==> flow/design.v <==
module AFH_map_table(
A,
O
);
input [6:0] A;
output [6:0] O;
assign O = ~A;
endmodule
module div(
clk, rstz,
div_en_p,
dividend,
divisor,
result_o
);
input clk, rstz;
input div_en_p;
input [24:0] dividend;
input [6:0] divisor;
output [49:0] result_o;
parameter IDLE=2'h0, DIVON=2'h1, DIVEnd=2'h2;
reg [1:0] cs, ns;
wire [25:0] div_temp;
reg [50:0] op_dividend;
reg [4:0] divcnt;
always @(posedge clk or negedge rstz)
begin
  if (!rstz)
    begin
      op_dividend <= 0;
      divcnt <=0;
    end  
  else if (div_en_p && (cs==IDLE))
    begin
      op_dividend <= {25'b0,dividend[24:0],1'b0};
      divcnt <=0;
    end  
  else if (cs==DIVON)
    begin
      op_dividend <= div_temp[25] ? {op_dividend[49:0],1'b0} : {div_temp[24:0],op_dividend[24:0],1'b1};
      divcnt <= divcnt + 1'b1;
    end  
end
reg [49:0] result_o;
always @(posedge clk or negedge rstz)
begin
  if (!rstz)
    result_o <= 0;
  else if (cs==DIVEnd)
    result_o <= {op_dividend[50:26],op_dividend[24:0]};   
end
assign div_temp = {1'b0, op_dividend[49:25]} - {1'b0, divisor};
always @(posedge clk or negedge rstz)
begin
  if (!rstz)
    cs <= 0;
  else 
    cs <= ns;
end
always @*
begin
  ns = cs;
  case(cs)
    IDLE:
      begin
        if (div_en_p) ns = DIVON;
      end
    DIVON:
      begin
        if (divcnt==5'd24) ns = DIVEnd;
      end  
    DIVEnd:
      ns = IDLE;  
  endcase
end
endmodule
module hopkernal(
rstz,
X, A, C,
B,
D,
E, F, Fprime,
Y1,
Y2,
regi_AFH_channel_map,
regi_AFH_N,
fk
);
input rstz;
input [4:0] X, C;
input [4:0] A;
input [3:0] B;
input [8:0] D;
input [6:0] E, F, Fprime;
input Y1;
input [5:0] Y2;
input [79:0] regi_AFH_channel_map;
input [6:0] regi_AFH_N;
output [6:0] fk;
wire [4:0] Zprime = X + A;
wire [4:0] Z;
assign Z[0] = B[0] ^ Zprime[0];
assign Z[1] = B[1] ^ Zprime[1];
assign Z[2] = B[2] ^ Zprime[2];
assign Z[3] = B[3] ^ Zprime[3];
assign Z[4] =  Zprime[4];
wire [4:0] stage1_z, stage2_z, stage3_z, stage4_z, stage5_z, stage6_z, stage7_z;
wire [13:0] P = {C[4:0] ^ {5{Y1}}, D[8:0]};
assign stage1_z[1] = P[13] ? Z[2] : Z[1];
assign stage1_z[2] = P[13] ? Z[1] : Z[2];
assign stage1_z[0] = P[12] ? Z[3] : Z[0];
assign stage1_z[3] = P[12] ? Z[0] : Z[3];
assign stage1_z[4] = Z[4];
assign stage2_z[1] = P[11] ? stage1_z[3] : stage1_z[1];
assign stage2_z[3] = P[11] ? stage1_z[1] : stage1_z[3];
assign stage2_z[2] = P[10] ? stage1_z[4] : stage1_z[2];
assign stage2_z[4] = P[10] ? stage1_z[2] : stage1_z[4];
assign stage2_z[0] = stage1_z[0];
assign stage3_z[0] = P[9] ? stage2_z[3] : stage2_z[0];
assign stage3_z[3] = P[9] ? stage2_z[0] : stage2_z[3];
assign stage3_z[1] = P[8] ? stage2_z[4] : stage2_z[1];
assign stage3_z[4] = P[8] ? stage2_z[1] : stage2_z[4];
assign stage3_z[2] = stage2_z[2];
assign stage4_z[3] = P[7] ? stage3_z[4] : stage3_z[3];
assign stage4_z[4] = P[7] ? stage3_z[3] : stage3_z[4];
assign stage4_z[0] = P[6] ? stage3_z[2] : stage3_z[0];
assign stage4_z[2] = P[6] ? stage3_z[0] : stage3_z[2];
assign stage4_z[1] = stage3_z[1];
assign stage5_z[1] = P[5] ? stage4_z[3] : stage4_z[1];
assign stage5_z[3] = P[5] ? stage4_z[1] : stage4_z[3];
assign stage5_z[0] = P[4] ? stage4_z[4] : stage4_z[0];
assign stage5_z[4] = P[4] ? stage4_z[0] : stage4_z[4];
assign stage5_z[2] = stage4_z[2];
assign stage6_z[3] = P[3] ? stage5_z[4] : stage5_z[3];
assign stage6_z[4] = P[3] ? stage5_z[3] : stage5_z[4];
assign stage6_z[1] = P[2] ? stage5_z[2] : stage5_z[1];
assign stage6_z[2] = P[2] ? stage5_z[1] : stage5_z[2];
assign stage6_z[0] = stage5_z[0];
assign stage7_z[2] = P[1] ? stage6_z[3] : stage6_z[2];
assign stage7_z[3] = P[1] ? stage6_z[2] : stage6_z[3];
assign stage7_z[0] = P[0] ? stage6_z[1] : stage6_z[0];
assign stage7_z[1] = P[0] ? stage6_z[0] : stage6_z[1];
assign stage7_z[4] = stage6_z[4];
wire [6:0] em79 = E[6:0] > 7'd78 ? E[6:0]-7'd79 : E[6:0];
wire [7:0] tmp1 = em79 + F[6:0];  
wire [7:0] tmp1m79 = tmp1[7:0] > 8'd78 ? tmp1[7:0]-8'd79 : tmp1[7:0];   
wire [7:0] tmp2 = tmp1m79[6:0] + stage7_z[4:0] + Y2;                    
wire [6:0] adder2m79 = tmp2 > 7'd78 ? tmp2-7'd79 : tmp2[6:0];
wire rfchused = regi_AFH_channel_map[adder2m79[6:0]];
wire [6:0] emN = {2'b0,E[6:0]} >= {regi_AFH_N,2'b0}                 ? {2'b0,E[6:0]} - {regi_AFH_N,2'b0} :
                 {2'b0,E[6:0]} >= ({regi_AFH_N,1'b0}+regi_AFH_N) ? {2'b0,E[6:0]} - ({regi_AFH_N,1'b0}+regi_AFH_N) :
                 {1'b0,E[6:0]} >= {regi_AFH_N,1'b0}                 ? {1'b0,E[6:0]} - {regi_AFH_N,1'b0} :
                 E[6:0] >= regi_AFH_N                              ? E[6:0]-regi_AFH_N : E[6:0];
wire [7:0] tmp1N = emN + Fprime[6:0];  
wire [7:0] tmp1mN = tmp1N[7:0] >= regi_AFH_N ? tmp1N[7:0]-regi_AFH_N : tmp1N[7:0];   
wire [4:0] a7zmN = {2'b0,stage7_z[4:0]} >= regi_AFH_N ? {2'b0,stage7_z[4:0]} - regi_AFH_N : stage7_z[4:0];  
wire [7:0] tmp2N = tmp1mN[6:0] + a7zmN + Y2;                                      
wire [6:0] adder2mN = tmp2N >= regi_AFH_N ? tmp2N-regi_AFH_N : tmp2N[6:0];
wire [6:0] kprimem = adder2mN;
wire [6:0] fkprime, basicfk;
AFH_map_table AFH_map_table_u(
.A(kprimem),
.O(fkprime)
);
assign basicfk = (adder2m79<=7'd39) ? {adder2m79[5:0], 1'b0} : {(adder2m79-7'd40), 1'b1};
assign fk = rfchused ? basicfk : fkprime;
endmodule
module hopctrlwd(
clk_6M, rstz, p_033us,
mpr_Y,
counter_clkN1, counter_clkE1,
psrxfhs_succ_p,
psrxfhs,
pstxid,
m_tslot_p, ms_tslot_p,
ps_N_incr_p,
pageAB_2Npage_count, 
Atrain,
regi_interlace_offset, regi_page_k_nudge,
regi_AFH_mode,
regi_AFH_N,
ps, gips, is, giis, page, inquiry, mpr, spr, ir, conns,
prs_clock_frozen, prm_clock_frozen,
CLK, CLKE, CLKN, BD_ADDR,
counter_isFHS,
Xprm, Xir, Xprs,
X,
Y1,
Y2,
A,
B,
C,
D,
E, F, Fprime
);
input clk_6M, rstz, p_033us;
input mpr_Y;
input [5:0] counter_clkN1;
input [5:0] counter_clkE1;
input psrxfhs_succ_p;
input psrxfhs;
input pstxid;
input m_tslot_p, ms_tslot_p;
input ps_N_incr_p;
input [3:0] pageAB_2Npage_count;
input Atrain;
input [4:0] regi_interlace_offset, regi_page_k_nudge;
input regi_AFH_mode;
input [6:0] regi_AFH_N;
input ps, gips, is, giis, page, inquiry, mpr, spr, ir, conns;
input prs_clock_frozen, prm_clock_frozen;
input [27:0] CLK, CLKE, CLKN, BD_ADDR;
input [4:0] counter_isFHS;
output [4:0] Xprm, Xir, Xprs;
output [4:0] X;
output Y1;
output [5:0] Y2;
output [4:0] A;
output [3:0] B;
output [4:0] C;
output [8:0] D;
output [6:0] E, F, Fprime;
wire [1:0] k_nudge;
wire [4:0] k_offset;
reg [27:0] CLKN_frozen, CLKE_frozen;
reg [4:0] k_offset_frozen;
reg [4:0] k_nudge_frozen;
always @(posedge clk_6M or negedge rstz)
begin
  if (!rstz)
    begin
     CLKN_frozen <= 0;
    end 
  else if (!prs_clock_frozen)
    begin
     CLKN_frozen <= CLKN;
    end 
end
always @(posedge clk_6M or negedge rstz)
begin
  if (!rstz)
    begin
     CLKE_frozen <= 0;
     k_offset_frozen <= 0;
     k_nudge_frozen <= 0;
    end 
  else if (!prm_clock_frozen)
    begin
     CLKE_frozen <= CLKE;
     k_offset_frozen <= k_offset;
     k_nudge_frozen <= k_nudge;
    end 
end
assign k_nudge = regi_page_k_nudge;  
assign k_offset = Atrain ? 5'd24 : 5'd8;
wire [3:0] xpt = {CLKE[4:2],CLKE[0]} - CLKE[16:12];    
wire [4:0] Xp = CLKE[16:12] + k_offset + k_nudge + xpt ;   
wire [4:0] Xprs = CLKN_frozen[16:12] + counter_clkN1[5:1];
wire [3:0] xprmt = {CLKE_frozen[4:2],CLKE_frozen[0]} - CLKE_frozen[16:12];
wire [4:0] Xprm = CLKE_frozen[16:12] + k_offset_frozen + k_nudge_frozen + xprmt + counter_clkE1[5:1];
wire [3:0] xit = {CLKN[4:2],CLKN[0]} - CLKN[16:12];
wire [4:0] Xi = CLKN[16:12] + k_offset + k_nudge + xit ;
wire [4:0] Xir = CLKN[16:12] + counter_isFHS ;
assign X = ({5{ps}}      & CLKN[16:12]) |     
           ({5{gips}}    & (CLKN[16:12]+regi_interlace_offset)) |   
           ({5{is}}      & Xir[4:0]) |        
           ({5{giis}}    & (Xir[4:0]+regi_interlace_offset)) |      
           ({5{page}}    & Xp[4:0]) |
           ({5{inquiry}} & Xi[4:0]) |
           ({5{mpr}}     & Xprm[4:0]) |    
           ({5{spr}}     & Xprs[4:0]) |    
           ({5{ir}}      & Xir[4:0]) |     
           ({5{conns}}   & CLK[6:2]);      
wire spr_Y = pstxid | (psrxfhs ? 1'b0 : counter_clkN1[0]);
assign Y1 =({1{page}}    & CLKE[1]) |
           ({1{inquiry}} & CLKN[1]) |
           ({1{mpr}}     & mpr_Y  ) |   
           ({1{spr}}     & spr_Y  ) |   
           ({1{ir}}      & 1'b1) |     
           ({1{conns}}   & (CLK[1]&(!regi_AFH_mode)) );      
assign Y2 =({6{page}}    & {CLKE[1],5'b0}) |
           ({6{inquiry}} & {CLKN[1],5'b0}) |
           ({6{mpr}}     & {mpr_Y  ,5'b0}) |   
           ({6{spr}}     & {spr_Y  ,5'b0}) |   
           ({6{ir}}      & {1'b1   ,5'b0}) |     
           ({6{conns}}   & {(CLK[1]&(!regi_AFH_mode)) ,5'b0});      
assign A = ({5{ps}}      & BD_ADDR[27:23]) |     
           ({5{gips}}    & BD_ADDR[27:23]) |   
           ({5{is}}      & BD_ADDR[27:23]) |        
           ({5{giis}}    & BD_ADDR[27:23]) |      
           ({5{page}}    & BD_ADDR[27:23]) |
           ({5{inquiry}} & BD_ADDR[27:23]) |
           ({5{mpr}}     & BD_ADDR[27:23]) |    
           ({5{spr}}     & BD_ADDR[27:23]) |    
           ({5{ir}}      & BD_ADDR[27:23]) |     
           ({5{conns}}   & BD_ADDR[27:23] ^ CLK[25:21]);      
assign B = BD_ADDR[22:19];
assign C = ({5{ps}}      & {BD_ADDR[8],BD_ADDR[6],BD_ADDR[4],BD_ADDR[2],BD_ADDR[0]}) |     
           ({5{gips}}    & {BD_ADDR[8],BD_ADDR[6],BD_ADDR[4],BD_ADDR[2],BD_ADDR[0]}) |   
           ({5{is}}      & {BD_ADDR[8],BD_ADDR[6],BD_ADDR[4],BD_ADDR[2],BD_ADDR[0]}) |        
           ({5{giis}}    & {BD_ADDR[8],BD_ADDR[6],BD_ADDR[4],BD_ADDR[2],BD_ADDR[0]}) |      
           ({5{page}}    & {BD_ADDR[8],BD_ADDR[6],BD_ADDR[4],BD_ADDR[2],BD_ADDR[0]}) |
           ({5{inquiry}} & {BD_ADDR[8],BD_ADDR[6],BD_ADDR[4],BD_ADDR[2],BD_ADDR[0]}) |
           ({5{mpr}}     & {BD_ADDR[8],BD_ADDR[6],BD_ADDR[4],BD_ADDR[2],BD_ADDR[0]}) |    
           ({5{spr}}     & {BD_ADDR[8],BD_ADDR[6],BD_ADDR[4],BD_ADDR[2],BD_ADDR[0]}) |    
           ({5{ir}}      & {BD_ADDR[8],BD_ADDR[6],BD_ADDR[4],BD_ADDR[2],BD_ADDR[0]}) |     
           ({5{conns}}   & {BD_ADDR[8],BD_ADDR[6],BD_ADDR[4],BD_ADDR[2],BD_ADDR[0]} ^ CLK[20:16]);      
assign D = ({9{ps}}      & BD_ADDR[18:10]) |     
           ({9{gips}}    & BD_ADDR[18:10]) |   
           ({9{is}}      & BD_ADDR[18:10]) |        
           ({9{giis}}    & BD_ADDR[18:10]) |      
           ({9{page}}    & BD_ADDR[18:10]) |
           ({9{inquiry}} & BD_ADDR[18:10]) |
           ({9{mpr}}     & BD_ADDR[18:10]) |    
           ({9{spr}}     & BD_ADDR[18:10]) |    
           ({9{ir}}      & BD_ADDR[18:10]) |     
           ({9{conns}}   & (BD_ADDR[18:10] ^ CLK[15:7]));      
assign E = {BD_ADDR[13],BD_ADDR[11],BD_ADDR[9],BD_ADDR[7],BD_ADDR[5],BD_ADDR[3],BD_ADDR[1]};           
reg div_en_p;
always @(posedge clk_6M or negedge rstz)
begin
  if (!rstz)
     div_en_p <= 0;
  else 
     div_en_p <= (CLK[6:0]==7'hff) & ms_tslot_p;
end
wire divffclk = clk_6M;
wire [24:0] Ft, nc1;
div mod79_F(
.clk      (divffclk                   ),
.rstz     (rstz                       ),
.div_en_p (div_en_p                   ),
.dividend ({CLK[27:7],4'b0}           ),
.divisor  (7'd79                      ),
.result_o ({Ft[24:0],nc1[24:0]}       )
);
assign F = ({7{conns}} & Ft[6:0]);
wire [24:0] Fprimet, nc2;
div mod79_Fprime(
.clk      (divffclk                   ),
.rstz     (rstz                       ),
.div_en_p (div_en_p                   ),
.dividend ({CLK[27:7],4'b0}           ),
.divisor  (regi_AFH_N                 ),
.result_o ({Fprimet[24:0],nc2[24:0]}  )
);
assign Fprime = ({7{conns}} & Fprimet[6:0]);
endmodule
module fkctrl(
clk_6M, rstz,
regi_isMaster,
ir,
psrxfhs_succ_p,
fk_page,
page,
ps_pagerespTO,
scancase,
m_half_tslot_p,
mpr,
m_tslot_p,
connsnewslave, connsnewmaster,
CLKN, CLKE, CLK,
txbit_period, rxbit_period,
fkset_p,   
ps, pstxid, psrxfhs, psackfhs, pagetxfhs, pagetmp, pagerxackfhs ,
corre_threshold,
counter_clkN1,
counter_clkE1,
fk_pstxid,
fk_psrxfhs,
fk_psackfhs,
fk_connsnewslave, fk_connsnewmaster,
fk_pagetxfhs,
fk_pagerxackfhs,
fk_spr, fk_mpr,
fk_chg_p, fk_chg_p_ff
);
input clk_6M, rstz;
input regi_isMaster;
input ir;
input psrxfhs_succ_p;
input fk_page;
input page;
input ps_pagerespTO;
input scancase;
input m_half_tslot_p;
input mpr;
input m_tslot_p;
input connsnewslave, connsnewmaster;
input [27:0] CLKN, CLKE, CLK;
input txbit_period, rxbit_period;
input fkset_p;   
input ps, pstxid, psrxfhs, psackfhs, pagetxfhs, pagetmp, pagerxackfhs ;
input corre_threshold;
output [5:0] counter_clkN1;
output [5:0] counter_clkE1;
output fk_pstxid;
output fk_psrxfhs;
output fk_psackfhs;
output fk_connsnewslave, fk_connsnewmaster;
output fk_pagetxfhs;
output fk_pagerxackfhs;
output fk_spr, fk_mpr;
output fk_chg_p, fk_chg_p_ff;
assign fk_spr = fk_pstxid | fk_psrxfhs | fk_psackfhs;
assign fk_mpr = fk_pagetxfhs | fk_pagerxackfhs;
wire ir_fkset_p = regi_isMaster ? fkset_p & !ir : fkset_p;
wire fk_chg_p = ((!(txbit_period | rxbit_period)) & ir_fkset_p);  
wire psrxfhs_fk_chg_p = fk_psrxfhs & fkset_p;
wire scancase_fk_chg_p = (scancase) & fkset_p;
reg fk_chg_p_ff;
always @(posedge clk_6M or negedge rstz)
begin
  if (!rstz)
     fk_chg_p_ff <= 0;
  else 
     fk_chg_p_ff <= fk_chg_p | scancase_fk_chg_p | psrxfhs_fk_chg_p;
end
reg fk_pstxid;
always @(posedge clk_6M or negedge rstz)
begin
  if (!rstz)
     fk_pstxid <= 0;
  else if (ps & corre_threshold & fkset_p)   
     fk_pstxid <= 1'b1;
  else if (pstxid & fk_chg_p)
     fk_pstxid <= 1'b0;
end
reg fk_psrxfhs;
always @(posedge clk_6M or negedge rstz)
begin
  if (!rstz)
     fk_psrxfhs <= 0;
  else if (pstxid & fk_chg_p)
     fk_psrxfhs <= 1'b1;
  else if ((psrxfhs & corre_threshold & fk_chg_p) | ps_pagerespTO)
     fk_psrxfhs <= 1'b0;
end
reg fk_psackfhs;
always @(posedge clk_6M or negedge rstz)
begin
  if (!rstz)
     fk_psackfhs <= 0;
  else if (psrxfhs & corre_threshold & fk_chg_p)
     fk_psackfhs <= 1'b1;
  else if (psackfhs & fk_chg_p & CLKN[0])
     fk_psackfhs <= 1'b0;
end
reg fk_connsnewslave;
always @(posedge clk_6M or negedge rstz)
begin
  if (!rstz)
     fk_connsnewslave <= 0;
  else if (psackfhs & fk_chg_p & CLKN[0])
     fk_connsnewslave <= 1'b1;
  else if (connsnewslave & fk_chg_p & CLK[0])   
     fk_connsnewslave <= 1'b0;
end
reg fk_pagetxfhs;
always @(posedge clk_6M or negedge rstz)
begin
  if (!rstz)
     fk_pagetxfhs <= 0;
  else if ( (pagetmp & fk_chg_p) | (pagerxackfhs & !corre_threshold & fk_chg_p) )
     fk_pagetxfhs <= 1'b1;
  else if ((pagetxfhs & fk_chg_p) | fk_page)
     fk_pagetxfhs <= 1'b0;
end
reg fk_pagerxackfhs;
always @(posedge clk_6M or negedge rstz)
begin
  if (!rstz)
     fk_pagerxackfhs <= 0;
  else if (pagetxfhs & fk_chg_p)
     fk_pagerxackfhs <= 1'b1;
  else if (pagerxackfhs & fk_chg_p & CLKE[0])
     fk_pagerxackfhs <= 1'b0;
end
reg fk_connsnewmaster;
always @(posedge clk_6M or negedge rstz)
begin
  if (!rstz)
     fk_connsnewmaster <= 0;
  else if (pagerxackfhs & corre_threshold & m_half_tslot_p)   
     fk_connsnewmaster <= 1'b1;
  else if ((connsnewmaster & fk_chg_p & CLK[0]) | page )  
     fk_connsnewmaster <= 1'b0;
end
wire ps_N_incr_p = (pstxid & fk_chg_p) | ((psrxfhs|psackfhs) & fkset_p & CLKN[0]);
reg [5:0] counter_clkN1;
always @(posedge clk_6M or negedge rstz)
begin
  if (!rstz)
    begin
     counter_clkN1 <= 0;
    end 
  else if (ps & corre_threshold & fkset_p)   
    begin
     counter_clkN1 <= 6'h1;
    end 
  else if (psrxfhs_succ_p)
     counter_clkN1 <= {counter_clkN1[5:1],1'b0};
  else if (ps_N_incr_p)
    begin
     counter_clkN1 <= counter_clkN1+1'b1;
    end 
end
wire page_N_incr_p = fk_chg_p & CLKE[0] & (pagetxfhs | pagerxackfhs);
reg [5:0] counter_clkE1;
always @(posedge clk_6M or negedge rstz)
begin
  if (!rstz)
    begin
     counter_clkE1 <= 0;
    end 
  else if (!fk_mpr)   
    begin
     counter_clkE1 <= 6'd0;
    end 
  else if (page_N_incr_p)  
    begin
     counter_clkE1 <= counter_clkE1+1'b1;
    end 
end
endmodule
module hopselection(
clk_6M, rstz, p_033us,
regi_isMaster,
ps_pagerespTO,
fk_page,
scancase,
m_half_tslot_p,
connsnewslave, connsnewmaster,
txbit_period, rxbit_period,
fkset_p,   
psackfhs, pagetxfhs, pagetmp, pagerxackfhs ,
corre_threshold,
psrxfhs_succ_p,
psrxfhs,
pstxid,
m_tslot_p, ms_tslot_p,
ps_N_incr_p,
pageAB_2Npage_count, 
Atrain,
regi_interlace_offset, regi_page_k_nudge,
regi_AFH_mode,
regi_AFH_N, regi_AFH_channel_map,
ps, gips, is, giis, page, inquiry, mpr, spr, ir, conns,
prs_clock_frozen, prm_clock_frozen,
CLK, CLKE, CLKN, BD_ADDR,
counter_isFHS,
fk,
fk_chg_p, fk_chg_p_ff,
fk_pstxid
);
input clk_6M, rstz, p_033us;
input regi_isMaster;
input ps_pagerespTO;
input fk_page;
input scancase;
input m_half_tslot_p;
input connsnewslave, connsnewmaster;
input txbit_period, rxbit_period;
input fkset_p;   
input psackfhs, pagetxfhs, pagetmp, pagerxackfhs ;
input corre_threshold;
wire [5:0] counter_clkN1;
wire [5:0] counter_clkE1;
input psrxfhs_succ_p;
input psrxfhs;
input pstxid;
input m_tslot_p, ms_tslot_p;
input ps_N_incr_p;
input [3:0] pageAB_2Npage_count;
input Atrain;
input [4:0] regi_interlace_offset, regi_page_k_nudge;
input regi_AFH_mode;
input [6:0] regi_AFH_N;
input [79:0] regi_AFH_channel_map;
input ps, gips, is, giis, page, inquiry, mpr, spr, ir, conns;
input prs_clock_frozen, prm_clock_frozen;
input [27:0] CLK, CLKE, CLKN, BD_ADDR;
input [4:0] counter_isFHS;
output [6:0] fk;
output fk_chg_p, fk_chg_p_ff;
output fk_pstxid;
wire [4:0] Xprm, Xir, Xprs;
wire [4:0] X;
wire Y1;
wire [5:0] Y2;
wire [4:0] A;
wire [3:0] B;
wire [4:0] C;
wire [8:0] D;
wire [6:0] E, F, Fprime;
wire fk_connsnewslave, fk_connsnewmaster;
wire fk_conns = conns | fk_connsnewslave | fk_connsnewmaster;
wire [27:0] fk_CLK = fk_conns ? CLK + 1'b1 : CLK;
wire [27:0] fk_CLKE = CLKE + 1'b1;
wire [27:0] fk_CLKN = CLKN + 1'b1;
hopctrlwd hopctrlwd_u(
.clk_6M               (clk_6M               ), 
.rstz                 (rstz                 ), 
.p_033us              (p_033us              ),
.mpr_Y                (counter_clkE1[0]     ),
.counter_clkN1        (counter_clkN1        ),  
.counter_clkE1        (counter_clkE1        ),       
.psrxfhs_succ_p       (psrxfhs_succ_p       ),
.psrxfhs              (fk_psrxfhs              ),
.pstxid               (fk_pstxid               ),
.m_tslot_p            (m_tslot_p            ),
.ms_tslot_p           (ms_tslot_p           ),
.ps_N_incr_p          (ps_N_incr_p          ),
.pageAB_2Npage_count  (pageAB_2Npage_count  ), 
.Atrain               (Atrain               ),
.regi_interlace_offset(regi_interlace_offset),
.regi_page_k_nudge    (regi_page_k_nudge    ),
.regi_AFH_mode        (regi_AFH_mode        ),
.regi_AFH_N           (regi_AFH_N           ),
.ps                   (ps                   ), 
.gips                 (gips                 ), 
.is                   (is                   ), 
.giis                 (giis                 ), 
.page                 (fk_page                 ), 
.inquiry              (inquiry              ), 
.mpr                  (fk_mpr                  ), 
.spr                  (fk_spr                  ), 
.ir                   (ir                   ), 
.conns                (fk_conns                ),
.prs_clock_frozen     (prs_clock_frozen     ), 
.prm_clock_frozen     (prm_clock_frozen     ),
.CLK                  (fk_CLK                  ), 
.CLKE                 (fk_CLKE                 ), 
.CLKN                 (fk_CLKN                 ), 
.BD_ADDR              (BD_ADDR          ),
.counter_isFHS        (counter_isFHS        ),
.Xprm                 (Xprm                 ), 
.Xir                  (Xir                  ),
.Xprs                 (Xprs                 ), 
.X                    (X                    ),
.Y1                   (Y1                   ),
.Y2                   (Y2                   ),
.A                    (A                    ),
.B                    (B                    ),
.C                    (C                    ),
.D                    (D                    ),
.E                    (E                    ), 
.F                    (F                    ), 
.Fprime               (Fprime               )
);
hopkernal hopkernal_u(
.rstz                (rstz                ),
.X                   (X                   ), 
.A                   (A                   ), 
.C                   (C                   ),
.B                   (B                   ),
.D                   (D                   ),
.E                   (E                   ), 
.F                   (F                   ),
.Fprime              (Fprime              ),
.Y1                  (Y1                  ),
.Y2                  (Y2                  ),
.regi_AFH_channel_map(regi_AFH_channel_map),
.regi_AFH_N          (regi_AFH_N          ),
.fk                  (fk                  )
);
fkctrl fkctrl_u(
.clk_6M         (clk_6M         ), 
.rstz           (rstz           ),
.regi_isMaster  (regi_isMaster  ),
.ir             (ir             ),
.psrxfhs_succ_p (psrxfhs_succ_p ),
.fk_page        (fk_page        ),
.page           (page           ),
.ps_pagerespTO  (ps_pagerespTO  ),
.scancase       (scancase       ),
.m_half_tslot_p (m_half_tslot_p ),
.mpr            (mpr            ),
.m_tslot_p      (m_tslot_p      ),
.connsnewslave  (connsnewslave  ),
.connsnewmaster (connsnewmaster ),
.CLKN           (CLKN           ),
.CLKE           (CLKE           ),
.CLK            (CLK            ),
.txbit_period   (txbit_period   ), 
.rxbit_period   (rxbit_period   ),
.fkset_p        (fkset_p        ),   
.ps             (ps             ), 
.pstxid         (pstxid         ), 
.psrxfhs        (psrxfhs        ), 
.psackfhs       (psackfhs       ), 
.pagetxfhs      (pagetxfhs      ), 
.pagetmp        (pagetmp        ), 
.pagerxackfhs   (pagerxackfhs   ),
.corre_threshold(corre_threshold),
.counter_clkN1   (counter_clkN1   ),
.counter_clkE1   (counter_clkE1   ),
.fk_pstxid       (fk_pstxid       ),
.fk_psrxfhs      (fk_psrxfhs      ),
.fk_psackfhs     (fk_psackfhs     ),
.fk_connsnewslave(fk_connsnewslave),
.fk_connsnewmaster(fk_connsnewmaster),
.fk_pagetxfhs    (fk_pagetxfhs    ),
.fk_pagerxackfhs (fk_pagerxackfhs ),
.fk_spr          (fk_spr          ),
.fk_mpr          (fk_mpr          ),
.fk_chg_p        (fk_chg_p        ),
.fk_chg_p_ff     (fk_chg_p_ff     )
);
endmodule
Hand-over note for hopselection

Reports on hopselection
Each step is given for the RTL above and for the edited RTL.
Lines under "unedited" count in the file above, lines under "edited" in the edited file.
"difference": "edited" minus "unedited" as printed here.
Operators: Yosys type, input widths -> output width; for muxes data width and select width s.
Cell names lack the library's common part.
The mark -- stands for no value.

inputs
  top module = hopselection
  clock = clk_6M
  library = sky130hd
  timing corner = tt_025C_1v80

Diff
The edit as a unified diff against the file above.
A script made this edit. It changes what the design does and was not meant as an optimisation.

begin of diff
@@ -154,5 +154,5 @@
 wire [7:0] tmp1N = emN + Fprime[6:0];  
 wire [7:0] tmp1mN = tmp1N[7:0] >= regi_AFH_N ? tmp1N[7:0]-regi_AFH_N : tmp1N[7:0];   
-wire [4:0] a7zmN = {2'b0,stage7_z[4:0]} >= regi_AFH_N ? {2'b0,stage7_z[4:0]} - regi_AFH_N : stage7_z[4:0];  
+wire [4:0] a7zmN = {2'b0,stage7_z[4:0]} >= regi_AFH_N ? {2'b0,stage7_z[4:0]} ^ regi_AFH_N : stage7_z[4:0];  
 wire [7:0] tmp2N = tmp1mN[6:0] + a7zmN + Y2;                                      
 wire [6:0] adder2mN = tmp2N >= regi_AFH_N ? tmp2N-regi_AFH_N : tmp2N[6:0];
end of diff

Elaborated design
Source: Yosys, flattened and elaborated, memories not mapped. Widths are those after wreduce. Registers that Yosys merges into a memory's read port (data or address) are not register bits. Print and check cells do not count. Equal cells are merged and count once.

bit counts
  element                          unedited  edited  difference
  register bits after elaboration  240       240     0
  output and inout bits            10        10      0
  bits of input ports              256       256     0
  cells after elaboration          348       348     0

operators by class
  element                     unedited  edited  difference
  shifts and indexed selects  1         1       0
  eq/ne operators             13        13      0
  magnitude comparators       11        11      0
  muxes and demuxes           78        78      0
  reduce/logical cells        24        24      0
  add/sub/neg operators       45        44      -1
  bitwise logic cells         152       153     +1

operators with widths
  operator             unedited  edited  difference
  $xor 5x5->5          3         4       +1
  $sub 5x5->5          1         0       -1
  $mux 1               44        44      0
  $and 1x1->1          34        34      0
  $and 5x5->5          30        30      0
  $or 5x5->5           27        27      0
  $or 1x1->1           21        21      0
  $mux 7               11        11      0
  $and 9x9->9          10        10      0
  $reduce_bool 2->1    10        10      0
  $add 5x5->5          9         9       0
  $or 9x9->9           9         9       0
  $mux 5               6         6       0
  $mux 50              6         6       0
  $sub 7x7->7          6         6       0
  $and 6x6->6          5         5       0
  $mux 6               5         5       0
  $or 6x6->6           5         5       0
  $logic_not 1->1      4         4       0
  $xor 1x1->1          4         4       0
  $add 5x2->5          3         3       0
  $add 5x4->5          3         3       0
  $mux 2               3         3       0
  $ne 2x1->1 const B   3         3       0
  $ne 2x2->1 const B   3         3       0
  $reduce_bool 3->1    3         3       0
  $sub 4x4->4          3         3       0
  $sub 7x7->7 const B  3         3       0

The list need not be complete.

Longest topological paths
Longest topological path by Yosys (ltp), each cell counted once; first at word level (registers and memories cut), then after technology mapping (sequential cells cut; the memories' decode and read muxes count).

depth
  element                       unedited  edited  difference
  word-level depth              29        29      0
  ABC_AREA                      0         0       --
  depth in mapped cells         55        56      +1
  mapped depth without buffers  54        55      +1

Netlist
Source: synth_stat.txt of the flow (Yosys; design flattened, memories mapped). It holds for the ABC_AREA given above (unset counts as 0); a run with the other value may have another netlist.

synthesis totals
  element                unedited  edited    difference
  synthesis area (µm²)   17,606.9  17,581.9  -25.0
  buffers                82        79        -3
  mapped cells           1,974     2,000     +26
  sequential area (µm²)  4,231.6   4,231.6   0.0
  flip-flop cells        169       169       0

cell types
  type       unedited  edited  difference
  nand2_1    143       176     +33
  mux2i_1    95        116     +21
  a21oi_1    103       83      -20
  a211oi_1   65        52      -13
  mux4_2     38        26      -12
  nor2_1     156       167     +11
  xor2_1     77        88      +11
  or3_1      22        11      -11
  xnor2_1    127       118     -9
  nand3_1    51        43      -8
  nor2b_1    35        27      -8
  nor4_1     17        9       -8
  clkbuf_1   67        60      -7
  and3_1     9         16      +7
  nor3_1     45        51      +6
  a22oi_1    6         12      +6
  a2111oi_0  5         11      +6
  o21ai_1    3         9       +6

The list need not be complete.
By module: a second synthesis without flattening, with its own total; a netlist apart from the flattened one above.

unflattened totals
  element                                        unedited  edited    difference
  cells (unflattened synthesis)                  2,385     2,433     +48
  area total of the unflattened synthesis (µm²)  22,494.1  22,721.8  +227.7

Rows give one instance, submodules left out.

by module, unedited
  module         instances  cells  area (µm²)
  div            2          476    5,300.1
  hopkernal      1          730    6,138.4
  hopctrlwd      1          361    3,116.7
  hopselection   1          233    1,594.0
  fkctrl         1          102    1,018.5
  AFH_map_table  1          7      26.3

by module, edited
  module         instances  cells  area (µm²)
  div            2          476    5,300.1
  hopkernal      1          778    6,366.1
  hopctrlwd      1          361    3,116.7
  hopselection   1          233    1,594.0
  fkctrl         1          102    1,018.5
  AFH_map_table  1          7      26.3

Worst setup path after synthesis
OpenSTA on the mapped netlist: ideal clock, no wires. The path of least setup slack (recovery checks aside). Input and output delay are each 20% of the period. Register names are those of the netlist, which keeps one name where synthesis merged equal registers.

path after synthesis
  element                              unedited            edited              difference
  path type                            in2out              in2out              --
  start                                input port CLKN[6]  input port CLKE[0]  --
  end                                  output port fk[4]   output port fk[3]   --
  output delay (ps)                    5,000               5,000               0
  stages on the path                   43                  54                  +11
  period (ps)                          25,000              25,000              0
  required time (ps)                   20,000              20,000              0
  arrival (ps)                         15,304              15,225              -79
  time at the first pin (ps)           5,000               5,000               0
  setup slack (ps)                     4,696               4,774               +78
  external input delay (ps)            5,000               5,000               0
  path delay (ps)                      10,304              10,225              -79
  period reached after synthesis (ps)  20,304              20,226              -78

"path delay" is the arrival time less input delay plus setup time.
A path that ends at an output port has no setup time.
"stages on the path" counts driving pins, that of a launching flip-flop among them; a cell with two outputs on the path counts twice.
"period reached after synthesis" = period - worst setup slack (recovery checks aside). The figure is calculated, with input and output delays left at 20% of the set period.
Between the ends stands the longest chain of elaborated cells between them, by number of cells; it is not shown to be the way that was timed. Of several equally long chains one is given.
A line is the first line of the expression or statement that the cell stems from. Yosys adds cells for indexed reads and writes and turns some case tables into memories.

between the ends, after synthesis, unedited
  cells stage by stage = nand4_1 -> or3_1 -> nor2_1 -> xor2_1 -> fa_1 -> inv_1 -> fa_1 -> ha_1 -> fa_1 -> xor2_1 -> a222oi_1 -> nand3_1 -> a211o_1 -> ha_1 -> a21o_1 -> inv_1 -> or4_1 -> o311ai_1 -> (+7 left out) -> inv_1 -> ha_1 -> clkbuf_1 -> buf_1 -> clkbuf_1 -> inv_1 -> ha_1 -> nor2_1 -> nand3_1 -> a21oi_1 -> nor3_2 -> nor3b_4 -> xor2_2 -> mux4_2 -> o31ai_1 -> or4_4 -> a31oi_4 -> mux2_2
  length of the longest elaborated chain = 29
  elaborated cells on any way between the ends = 75
  RTL lines with such cells = 52
  those cells by class = 17 x add/sub; 4 x compare; 1 x shift; 33 x mux; 20 x logic

ends and longest elaborated chain, after synthesis, unedited
  element          line  source
  start, declared  582   input [27:0] CLK, CLKE, CLKN, BD_ADDR;
  $add 17x1->17    600   wire [27:0] fk_CLKN = CLKN + 1'b1;
  $add 5x5->5      265   ({5{gips}}    & (CLKN[16:12]+regi_interlace_offset)) |
  $and 5x5->5      265
  $or 5x5->5 x9    264   assign X = ({5{ps}}      & CLKN[16:12]) |
  $add 5x5->5      100   wire [4:0] Zprime = X + A;
  $xor 1x1->1      105   assign Z[3] = B[3] ^ Zprime[3];
  $mux 1           112   assign stage1_z[3] = P[12] ? Z[0] : Z[3];
  (+7 left out)    --
  $mux 5           156   wire [4:0] a7zmN = {2'b0,stage7_z[4:0]} >= regi_AFH_N ? {2'b0,stage7_z[4:0]} - regi_AFH_N : stage7_z[4:0];
  $add 7x5->8      157   wire [7:0] tmp2N = tmp1mN[6:0] + a7zmN + Y2;
  $add 8x6->8      157
  $sub 7x7->7      158   wire [6:0] adder2mN = tmp2N >= regi_AFH_N ? tmp2N-regi_AFH_N : tmp2N[6:0];
  $mux 7           158
  $not 7->7        7     assign O = ~A;
  $mux 7           166   assign fk = rfchused ? basicfk : fkprime;
  end, declared    584   output [6:0] fk;

Some nets on the timed path still bear RTL names; the line given drives or declares the net.

named nets, after synthesis, unedited
  net          line
  fk_CLKN[13]  600

between the ends, after synthesis, edited
  cells stage by stage = clkbuf_1 -> nand4_1 -> nor4_1 -> xnor2_1 -> fa_1 -> inv_1 -> fa_1 -> inv_1 -> ha_1 -> fa_1 -> a222oi_1 -> nand3_1 -> a21oi_1 -> o21ai_0 -> ha_1 -> xnor2_1 -> xnor2_1 -> nor3_1 -> (+18 left out) -> a221o_1 -> ha_1 -> inv_1 -> fa_1 -> inv_1 -> a21o_1 -> a21oi_1 -> o21bai_1 -> a21o_1 -> xor2_1 -> ha_1 -> nand4_1 -> nor2_1 -> a211oi_1 -> and2_1 -> buf_1 -> mux2_2 -> mux2i_1
  length of the longest elaborated chain = 28
  elaborated cells on any way between the ends = 77
  RTL lines with such cells = 50
  those cells by class = 13 x add/sub; 4 x compare; 1 x shift; 33 x mux; 26 x logic

ends and longest elaborated chain, after synthesis, edited
  element          line  source
  start, declared  582   input [27:0] CLK, CLKE, CLKN, BD_ADDR;
  $add 17x1->17    599   wire [27:0] fk_CLKE = CLKE + 1'b1;
  $add 5x5->5      257   wire [4:0] Xp = CLKE[16:12] + k_offset + k_nudge + xpt ;
  $add 5x2->5      257
  $add 5x4->5      257
  $and 5x5->5      268   ({5{page}}    & Xp[4:0]) |
  $or 5x5->5 x6    264   assign X = ({5{ps}}      & CLKN[16:12]) |
  $add 5x5->5      100   wire [4:0] Zprime = X + A;
  (+9 left out)    --
  $mux 5           156   wire [4:0] a7zmN = {2'b0,stage7_z[4:0]} >= regi_AFH_N ? {2'b0,stage7_z[4:0]} ^ regi_AFH_N : stage7_z[4:0];
  $add 7x5->8      157   wire [7:0] tmp2N = tmp1mN[6:0] + a7zmN + Y2;
  $add 8x6->8      157
  $sub 7x7->7      158   wire [6:0] adder2mN = tmp2N >= regi_AFH_N ? tmp2N-regi_AFH_N : tmp2N[6:0];
  $mux 7           158
  $not 7->7        7     assign O = ~A;
  $mux 7           166   assign fk = rfchused ? basicfk : fkprime;
  end, declared    584   output [6:0] fk;

Path in the finished layout
From the final timing report of each run of set A: the path of least setup slack in the routed layout; clock arrival at registers is part of the times.
The path's times are printed in steps of 10 ps; the period is the one set.

path after layout
  element                     unedited            edited              difference
  path type                   in2out              in2out              --
  start                       input port CLKN[7]  input port CLKE[0]  --
  end                         output port fk[3]   output port fk[3]   --
  period (ps)                 23,100              23,100              0
  stages on the path          55                  55                  0
  output delay (ps)           4,620               4,620               0
  arrival (ps)                17,130              17,460              +330
  required time (ps)          18,480              18,480              0
  time at the first pin (ps)  4,620               4,620               0
  external input delay (ps)   4,620               4,620               0
  setup slack (ps)            1,350               1,020               -330

Between the ends stands the longest chain of elaborated cells between them, by number of cells; it is not shown to be the way that was timed. Of several equally long chains one is given.

between the ends, after layout, unedited
  cells stage by stage = clkdlybuf4s50_1 -> nand4_1 -> or3_1 -> nor2_1 -> xor2_1 -> inv_1 -> ha_1 -> a21o_1 -> a21oi_1 -> xor2_1 -> ha_1 -> inv_1 -> ha_1 -> xor2_1 -> a222oi_1 -> nand3_1 -> a211o_1 -> ha_1 -> (+19 left out) -> o41ai_1 -> buf_4 -> o31a_1 -> o21ai_0 -> ha_1 -> a21o_1 -> a21oi_1 -> o21bai_1 -> a21o_1 -> xor2_1 -> ha_1 -> nand4_1 -> nor2_1 -> a211oi_1 -> and2_1 -> mux2_2 -> mux2i_1 -> clkdlybuf4s50_1
  length of the longest elaborated chain = 29
  elaborated cells on any way between the ends = 75
  RTL lines with such cells = 52
  those cells by class = 17 x add/sub; 4 x compare; 1 x shift; 33 x mux; 20 x logic

ends and longest elaborated chain, after layout, unedited
  element          line  source
  start, declared  582   input [27:0] CLK, CLKE, CLKN, BD_ADDR;
  $add 17x1->17    600   wire [27:0] fk_CLKN = CLKN + 1'b1;
  $add 5x5->5      265   ({5{gips}}    & (CLKN[16:12]+regi_interlace_offset)) |
  $and 5x5->5      265
  $or 5x5->5 x9    264   assign X = ({5{ps}}      & CLKN[16:12]) |
  $add 5x5->5      100   wire [4:0] Zprime = X + A;
  $xor 1x1->1      105   assign Z[3] = B[3] ^ Zprime[3];
  $mux 1           112   assign stage1_z[3] = P[12] ? Z[0] : Z[3];
  (+7 left out)    --
  $mux 5           156   wire [4:0] a7zmN = {2'b0,stage7_z[4:0]} >= regi_AFH_N ? {2'b0,stage7_z[4:0]} - regi_AFH_N : stage7_z[4:0];
  $add 7x5->8      157   wire [7:0] tmp2N = tmp1mN[6:0] + a7zmN + Y2;
  $add 8x6->8      157
  $sub 7x7->7      158   wire [6:0] adder2mN = tmp2N >= regi_AFH_N ? tmp2N-regi_AFH_N : tmp2N[6:0];
  $mux 7           158
  $not 7->7        7     assign O = ~A;
  $mux 7           166   assign fk = rfchused ? basicfk : fkprime;
  end, declared    584   output [6:0] fk;

Some nets on the timed path still bear RTL names; the line given drives or declares the net.

named nets, after layout, unedited
  net          line
  fk_CLKN[13]  600

between the ends, after layout, edited
  cells stage by stage = clkdlybuf4s50_1 -> ha_1 -> nand3_4 -> nor3_1 -> xnor2_1 -> nand2_1 -> fa_1 -> inv_1 -> fa_1 -> inv_1 -> ha_1 -> fa_1 -> a222oi_1 -> nand3_1 -> a21oi_1 -> o21ai_0 -> ha_1 -> xnor2_1 -> (+19 left out) -> a221o_1 -> ha_1 -> inv_1 -> fa_1 -> inv_1 -> a21o_1 -> a21oi_1 -> o21bai_1 -> a21o_1 -> xor2_1 -> ha_1 -> nand4_1 -> nor2_1 -> a211oi_1 -> and2_1 -> mux2_2 -> mux2i_1 -> clkdlybuf4s50_1
  length of the longest elaborated chain = 28
  elaborated cells on any way between the ends = 77
  RTL lines with such cells = 50
  those cells by class = 13 x add/sub; 4 x compare; 1 x shift; 33 x mux; 26 x logic

ends and longest elaborated chain, after layout, edited
  element          line  source
  start, declared  582   input [27:0] CLK, CLKE, CLKN, BD_ADDR;
  $add 17x1->17    599   wire [27:0] fk_CLKE = CLKE + 1'b1;
  $add 5x5->5      257   wire [4:0] Xp = CLKE[16:12] + k_offset + k_nudge + xpt ;
  $add 5x2->5      257
  $add 5x4->5      257
  $and 5x5->5      268   ({5{page}}    & Xp[4:0]) |
  $or 5x5->5 x6    264   assign X = ({5{ps}}      & CLKN[16:12]) |
  $add 5x5->5      100   wire [4:0] Zprime = X + A;
  (+9 left out)    --
  $mux 5           156   wire [4:0] a7zmN = {2'b0,stage7_z[4:0]} >= regi_AFH_N ? {2'b0,stage7_z[4:0]} ^ regi_AFH_N : stage7_z[4:0];
  $add 7x5->8      157   wire [7:0] tmp2N = tmp1mN[6:0] + a7zmN + Y2;
  $add 8x6->8      157
  $sub 7x7->7      158   wire [6:0] adder2mN = tmp2N >= regi_AFH_N ? tmp2N-regi_AFH_N : tmp2N[6:0];
  $mux 7           158
  $not 7->7        7     assign O = ~A;
  $mux 7           166   assign fk = rfchused ? basicfk : fkprime;
  end, declared    584   output [6:0] fk;

Layout results
Both versions went through the flow (Yosys, OpenROAD) with the same settings in each pair. Constraints: input delay and output delay 20% of the set period each, output load 0.01 pF.

settings, set A
  CORE_UTILIZATION = 40
  PLACE_DENSITY = 0.6
  period_ns = 23.1
  CAP_MARGIN = 20
  CORE_MARGIN = 2
  SLEW_MARGIN = 20

final reports, set A
  element                                unedited  edited    difference
  worst hold slack (ps)                  477       478       +1
  achieved clock period (ps)             21,753    22,076    +323
  worst slack on setup checks (ps)       1,347     1,024     -323
  netlist area reported by Yosys (µm²)   17,606.9  17,581.9  -25.0
  summed negative setup slack (ps)       0         0         0
  final design utilization               0.487     0.488     +0.001
  power consumption (mW)                 1.939     1.943     +0.004
  standard-cell area after layout (µm²)  21,060.2  21,119.0  +58.8
  die area (µm²)                         45,710.4  45,648.5  -61.9

settings, set B
  CAP_MARGIN = 0
  CORE_MARGIN = 9
  CORE_UTILIZATION = 28
  CTS_CLUSTER_DIAMETER = 375
  MAX_ROUTING_LAYER = met5
  PLACE_DENSITY_LB_ADDON = 0.01
  SETUP_SLACK_MARGIN = 2.53
  period_ns = 35.9
  SLEW_MARGIN = 20

final reports, set B
  element                                unedited  edited    difference
  worst hold slack (ps)                  473       469       -4
  achieved clock period (ps)             27,191    27,890    +699
  worst slack on setup checks (ps)       8,709     8,010     -699
  netlist area reported by Yosys (µm²)   17,606.9  17,581.9  -25.0
  summed negative setup slack (ps)       0         0         0
  final design utilization               0.345     0.346     +0.001
  power consumption (mW)                 1.252     1.268     +0.016
  standard-cell area after layout (µm²)  21,368.0  21,416.8  +48.8
  die area (µm²)                         72,231.9  72,137.9  -94.0

"achieved clock period" is the run's clock period less its worst setup slack. It is reckoned from that one timing run; input and output delays stay at 20% of the period that was set.
"power consumption": no workload was simulated; the value follows from the tool's default switching activity.

End of note.
